==> flow/design.v <==
module div 
	#(
		parameter W=32,
					 CBIT=6		 
	 )
	(
		input wire clk, reset, str_trg,
		input wire [W-1:0] dvsr, dvnd,
		output reg ready, done_trg,
		output wire [W-1:0] quo,rmd
	);
	localparam [1:0]
		idle = 2'b00,
		op = 2'b01,
		last = 2'b10,
		done = 2'b11;
	reg [1:0] state_reg, state_next;
	reg [W-1:0] rh_reg, rh_next, rl_reg, rl_next, rh_tmp, d_reg, d_next;
	reg [CBIT-1:0] n_reg, n_next;
	reg q_bit, start;
	always @ (posedge clk, posedge reset)
		if (reset)
		begin
			state_reg<=idle;
			rh_reg<=0;
			rl_reg<=0;
			d_reg<=0;
			n_reg<=0;
		end
		else
		begin
			state_reg<=state_next;
			rh_reg<=rh_next;
			rl_reg<=rl_next;
			d_reg<=d_next;
			n_reg<=n_next;
		end
		always @*
		begin
			start = str_trg;
			state_next = state_reg;
			ready = 1'b0;
			done_trg = 1'b0;
			rh_next = rh_reg;
			rl_next = rl_reg;
			d_next = d_reg;
			n_next = n_reg;
			case (state_reg)
				idle:
				begin
					ready = 1'b1;
					if (start)
					begin
						rh_next = 0;
						rl_next = dvnd;   
						d_next = dvsr;    
						n_next = W+1;     
						state_next = op;
					end
				end
				op:
				begin
					rl_next  = {rl_reg[W-2:0], q_bit};
					rh_next = {rh_tmp[W-2:0], rl_reg[W-1]};
					n_next = n_reg-1;
					if (n_next==1)
						state_next = last;
				end
				last:  
				begin
					rl_next = {rl_reg[W-2:0], q_bit};
					rh_next = rh_tmp;
					state_next = done;
				end
				done:
				begin
					done_trg = 1'b1;
					state_next = idle;
				end
				default: state_next = idle;
			endcase
		end
		always @*
			if (rh_reg >= d_reg)
			begin
				rh_tmp = rh_reg - d_reg;
				q_bit=1'b1;
			end
			else
			begin
				rh_tmp = rh_reg;
				q_bit = 1'b0;
			end
		assign quo = rl_reg;
		assign rmd = rh_reg;
endmodule
module div_avalon
	#(
		parameter W     = 32,
				  CBIT  = 6		 
	 )
	(
		input wire clk, reset,
		input wire [2:0] div_address,
		input wire div_chipselect,
		input wire div_write,
		input wire [W-1:0] div_writedata,
		output wire [W-1:0] div_readdata,
		output wire div_irq,
		output wire div_rdy
	);
    localparam [2:0]
        SET_DIVIDEND  = 3'h0,
        SET_DIVISOR   = 3'h1,
        START         = 3'h2,
        GET_QUOTIENT  = 3'h3,
        GET_REMAINDER = 3'h4,
        GET_READY     = 3'h5,
        DONE_TRG      = 3'h6;
	wire div_start, div_ready, set_done_trg, clr_done_trg;
	reg [W-1:0] dvnd_reg, dvsr_reg;
	reg done_trg_reg;
	wire [W-1:0] quo, rmd;
	wire wr_en, wr_dvnd, wr_dvsr;
	div #(.W(32), .CBIT(6)) d1
		 ( .clk(clk), .reset(reset), .str_trg(div_start), .dvsr(dvsr_reg), .dvnd(dvnd_reg),   
		   .ready(div_ready), .done_trg(set_done_trg), .quo(quo), .rmd(rmd));         
	always @ (posedge clk, posedge reset)
	begin
		if (reset)
		begin
			dvnd_reg <= 0;
			dvsr_reg <= 0;
			done_trg_reg <= 0;
		end
		else
		begin
			if (wr_dvnd)
				dvnd_reg <= div_writedata;
			if (wr_dvsr)
				dvsr_reg <= div_writedata;
			if (set_done_trg)
				done_trg_reg <= 1'b1;
			else if (clr_done_trg)
				done_trg_reg <= 1'b0;
		end
	end
	assign wr_en = div_write & div_chipselect;
	assign wr_dvnd = (div_address == SET_DIVIDEND) & wr_en;
	assign wr_dvsr = (div_address == SET_DIVISOR) & wr_en;
	assign div_start = (div_address == START) & wr_en;
	assign clr_done_trg = (div_address == DONE_TRG) & wr_en;
	assign div_readdata = (div_address == GET_QUOTIENT) ? quo :
								 (div_address == GET_REMAINDER) ? rmd :
								 (div_address == GET_READY) ? {31'b0, div_ready} : {31'b0, done_trg_reg};
	assign div_rdy = div_ready;
	assign div_irq = done_trg_reg;
endmodule
Appendix: tool output

Step by step through the tools: div_avalon
Tool output for the design above before and after an edit, in the order of the flow. Lines under "unedited" count in the file above, lines under "edited" in the edited file. "change": "edited" minus "unedited" as printed here. Library cell names are shortened. The mark -- stands for no value.

Top: div_avalon. Clock input: clk. Standard-cell library: sky130hd. Corner: tt_025C_1v80.

Diff
The edit as a unified diff against the file above. A script made this edit. It changes what the design does and was not meant as an optimisation.

```diff
@@ -84,5 +84,5 @@
 			if (rh_reg >= d_reg)
 			begin
-				rh_tmp = rh_reg - d_reg;
+				rh_tmp = rh_reg ^ d_reg;
 				q_bit=1'b1;
 			end
```

Elaborated design
Counts by Yosys on the flattened word-level netlist (proc, flatten, opt, wreduce; memories kept). Register bits leave out memories and registers merged into their read ports (data or address). Print and check cells are left out. Cells with the same type and inputs are merged into one.

Word-level totals: bits in registers (unedited 169, edited 169, change 0); latch bits (unedited 0, edited 0, change 0); RAM bits (unedited 0, edited 0, change 0); bits in read-only memories (unedited 0, edited 0, change 0); word width x clocked read ports (unedited 0, edited 0, change 0); memories kept (unedited 0, edited 0, change 0); input bits (unedited 39, edited 39, change 0).

Operators by class: $add $sub $neg (unedited 2, edited 1, change -1); multipliers (unedited 0, edited 0, change 0); div/mod/pow operators (unedited 0, edited 0, change 0); order comparisons (unedited 1, edited 1, change 0); equality and inequality tests (unedited 13, edited 13, change 0); shift-type cells (unedited 0, edited 0, change 0); muxes and demuxes (unedited 20, edited 20, change 0); bitwise logic cells (unedited 8, edited 9, change +1); reduce/logical cells (unedited 12, edited 12, change 0).

Operator list: subtractor 32 bit (unedited 1, edited 0, change -1); XOR 32 bit (unedited 0, edited 1, change +1).

Operator kinds equal on both sides are left out: 28.

Depth
Depth = most cells in a row (Yosys ltp): at word level without a register or memory, in the mapped netlist without a sequential cell, where the memories' decode and read muxes count.

Depth: word-level depth (unedited 6, edited 6, change 0); ABC_AREA (unedited 0, edited 0); mapped depth (unedited 14, edited 12, change -2); gate-level depth less buffers (unedited 12, edited 9, change -3).

Netlist
The flow's flattened synthesis, as Yosys stat reports it; memories are mapped. The netlist is that of the ABC_AREA named above (0 if unset); the other value can give another one.

Cells by type: o21ai_0 (unedited 77, edited 45, change -32); nand2_1 (unedited 82, edited 54, change -28); a21oi_1 (unedited 46, edited 19, change -27); nor2_1 (unedited 39, edited 13, change -26); o2bb2ai_1 (unedited 0, edited 25, change +25); o22ai_1 (unedited 2, edited 25, change +23); a21o_1 (unedited 18, edited 2, change -16); xnor2_1 (unedited 15, edited 1, change -14); mux2i_1 (unedited 45, edited 35, change -10); and3_1 (unedited 10, edited 0, change -10); xor2_1 (unedited 10, edited 0, change -10); a22oi_1 (unedited 16, edited 24, change +8); inv_1 (unedited 48, edited 41, change -7); clkbuf_1 (unedited 35, edited 28, change -7); o21a_1 (unedited 6, edited 0, change -6); nand4_1 (unedited 8, edited 3, change -5); o221ai_1 (unedited 6, edited 1, change -5); o211ai_1 (unedited 5, edited 0, change -5).

Cell types equal on both sides are left out: 8. The list need not be complete.

Mapped netlist: cells in the netlist (unedited 909, edited 725, change -184); chip area (Yosys) (µm²) (unedited 9451.6, edited 8373.0, change -1078.6); flip-flops (unedited 171, edited 171, change 0).

The figures by module come from a second, unflattened synthesis with its own total; it is not the netlist above.

Second synthesis, totals: cells (unflattened synthesis) (unedited 939, edited 859, change -80); area total of the unflattened synthesis (µm²) (unedited 9547.9, edited 8931.1, change -616.8).

Each row is one instance without its submodules.

By module, unedited: div (times used 1, cells 748, area 6598.8 µm²); div_avalon (times used 1, cells 191, area 2949.1 µm²).

By module, edited: div (times used 1, cells 668, area 5982.0 µm²); div_avalon (times used 1, cells 191, area 2949.1 µm²).

Path before layout
Source: OpenSTA report_checks on the synthesized netlist (no wires, ideal clock, input and output delay 20% of the period each), path of least setup slack; recovery checks are left aside. Register names are those of the netlist, which keeps one name where synthesis merged equal registers.

Timing after synthesis: kind (unedited input-to-reg, edited input-to-output); start (unedited input div_address[1], edited input div_address[0]); end (unedited register d1.rh_reg[30], edited output div_readdata[10]); clock period (ns) (unedited 5.0, edited 5.0, change 0.0); input delay (ns) (unedited 1.000, edited 1.000, change 0.000); external output delay (ns) (edited 1.000); library setup time (ns) (unedited 0.128); launch time at the first pin (ns) (unedited 1.000, edited 1.000, change 0.000); arrival time (ns) (unedited 2.950, edited 1.850, change -1.100); required time (ns) (unedited 4.872, edited 4.000, change -0.872); slack (ns) (unedited 1.923, edited 2.150, change +0.227); path delay (ns) (unedited 2.078, edited 0.850, change -1.228); driving pins on the path (unedited 9, edited 3, change -6); period reached after synthesis (ns) (unedited 3.077, edited 2.85, change -0.227).

"path delay" is the arrival time less input delay plus setup time. A path that ends at an output port has no setup time. "driving pins on the path" counts driving pins, that of a launching flip-flop among them; a cell with two outputs on the path counts twice. "period reached after synthesis" = period - worst setup slack (recovery checks aside). The figure is calculated, with input and output delays left at 20% of the set period. Between the ends stands the longest chain of elaborated cells between them, by number of cells; it is not shown to be the way that was timed. Of several equally long chains one is given. Each line given opens the expression or statement behind the cell; cells for indexed reads and writes are added by Yosys, which also makes memories of some case tables.

Between the ends, after synthesis, unedited:
Cell sequence: clkbuf_1 -> nand4b_1 -> nand2b_1 -> a21oi_1 -> clkinv_1 -> a21o_1 -> buf_2 -> a222oi_1 -> nand2_1. Under cells in the longest elaborated chain stands 4.

RTL lines, path after synthesis, unedited: start, declared (line 104) `input wire [2:0] div_address,`; == test 3 x 2 -> 1 bit (line 151) `assign div_start = (div_address == START) & wr_en;`; AND 1 bit (line 151); two-way mux 32 bit (line 52) `if (start)`; case mux 32 bit (select 3 bit) (line 48) `case (state_reg)`; end, assigned (line 25) `rh_reg<=0;`; end, assigned (line 33) `rh_reg<=rh_next;`; end, declared (line 18) `reg [W-1:0] rh_reg, rh_next, rl_reg, rl_next, rh_tmp, d_reg, d_next;`.

Between the ends, after synthesis, edited:
Cell sequence: nor3b_1 -> clkbuf_1 -> a22o_1. Under cells in the longest elaborated chain stands 3.

RTL lines, path after synthesis, edited: start, declared (line 104) `input wire [2:0] div_address,`; == test 3 bit (line 154) `(div_address == GET_REMAINDER) ? rmd :`; two-way mux 32 bit (line 154); two-way mux 32 bit (line 153) `assign div_readdata = (div_address == GET_QUOTIENT) ? quo :`; end, declared (line 108) `output wire [W-1:0] div_readdata,`.

Path in the finished layout
Path of least setup slack in the final report of the runs of set A (OpenROAD, finished layout, wires in). Where an end is a register, its clock arrival counts in the times.

Timing post-layout: kind (unedited input-to-output, edited input-to-output); start (unedited input div_address[2], edited input div_address[0]); end (unedited output div_readdata[12], edited output div_readdata[14]); clock period (ns) (unedited 5.0, edited 5.0, change 0.0); input delay (ns) (unedited 1.00, edited 1.00, change 0.00); external output delay (ns) (unedited 1.00, edited 1.00, change 0.00); launch time at the first pin (ns) (unedited 1.00, edited 1.00, change 0.00); arrival time (ns) (unedited 3.09, edited 3.04, change -0.05); required time (ns) (unedited 4.00, edited 4.00, change 0.00); slack (ns) (unedited 0.91, edited 0.96, change +0.05); driving pins on the path (unedited 6, edited 6, change 0).

Between the ends stands the longest chain of elaborated cells between them, by number of cells; it is not shown to be the way that was timed. Of several equally long chains one is given.

Between the ends, post-layout, unedited:
Cell sequence: clkdlybuf4s50_1 -> inv_1 -> nor3_2 -> buf_4 -> a22o_1 -> clkdlybuf4s50_1. Under cells in the longest elaborated chain stands 3.

RTL lines, path post-layout, unedited: start, declared (line 104) `input wire [2:0] div_address,`; == test 3 bit (line 154) `(div_address == GET_REMAINDER) ? rmd :`; two-way mux 32 bit (line 154); two-way mux 32 bit (line 153) `assign div_readdata = (div_address == GET_QUOTIENT) ? quo :`; end, declared (line 108) `output wire [W-1:0] div_readdata,`.

Between the ends, post-layout, edited:
Cell sequence: clkdlybuf4s50_1 -> nand2_1 -> nor2_2 -> buf_4 -> a22o_1 -> clkdlybuf4s50_1. Under cells in the longest elaborated chain stands 3.

RTL lines, path post-layout, edited: start, declared (line 104) `input wire [2:0] div_address,`; == test 3 bit (line 154) `(div_address == GET_REMAINDER) ? rmd :`; two-way mux 32 bit (line 154); two-way mux 32 bit (line 153) `assign div_readdata = (div_address == GET_QUOTIENT) ? quo :`; end, declared (line 108) `output wire [W-1:0] div_readdata,`.

Layout results
Runs of the flow (Yosys, OpenROAD) on both versions; the two runs of a pair have the same settings. The constraints put input and output delay at 20% of the set period each and load the outputs with 0.01 pF.

Flow settings, set A:
For CORE_UTILIZATION the number is 40. The figure for period_ns is 5.0. The entry for CAP_MARGIN reads 20. Under CORE_MARGIN stands 2. Under SLEW_MARGIN stands 20.

Results, set A: chip area in the Yosys report (µm²) (unedited 9451.6, edited 8373.0, change -1078.6); area of the die (µm²) (unedited 24874.0, edited 22105.7, change -2768.3); standard-cell area after routing (µm²) (unedited 11113.2, edited 9972.1, change -1141.1); utilization (unedited 0.476, edited 0.49, change +0.014); setup slack of the worst path (ns) (unedited 0.911, edited 0.962, change +0.051); final setup TNS (ns) (unedited 0.000, edited 0.000, change 0.000); worst hold slack (ns) (unedited 0.498, edited 0.503, change +0.005); overall power (W) (unedited 0.007045, edited 0.005443, change -0.001602); period achieved (ns) (unedited 4.089, edited 4.038, change -0.051).

Flow settings, set B:
For ABC_AREA the number is 1. For CORE_UTILIZATION the number is 40. MAX_ROUTING_LAYER: met4. For PLACE_DENSITY_LB_ADDON the number is 0.21. The figure for SETUP_SLACK_MARGIN is 0.59. Under SLEW_MARGIN stands 25. The figure for period_ns is 2.62. The entry for CAP_MARGIN reads 20. Under CORE_MARGIN stands 2.

Results, set B: chip area in the Yosys report (µm²) (unedited 10428.8, edited 8749.6, change -1679.2); area of the die (µm²) (unedited 27378.7, edited 23073.6, change -4305.1); standard-cell area after routing (µm²) (unedited 13710.6, edited 11564.8, change -2145.8); utilization (unedited 0.531, edited 0.535, change +0.004); setup slack of the worst path (ns) (unedited 0.210, edited 0.448, change +0.238); final setup TNS (ns) (unedited 0.000, edited 0.000, change 0.000); worst hold slack (ns) (unedited 0.486, edited 0.486, change 0.000); overall power (W) (unedited 0.020272, edited 0.010513, change -0.009759); period achieved (ns) (unedited 2.410, edited 2.172, change -0.238).

"period achieved" = clock period - worst setup slack. The figure is calculated, with input and output delays left at 20% of the set period. "overall power": no workload was simulated; the value follows from the tool's default switching activity.
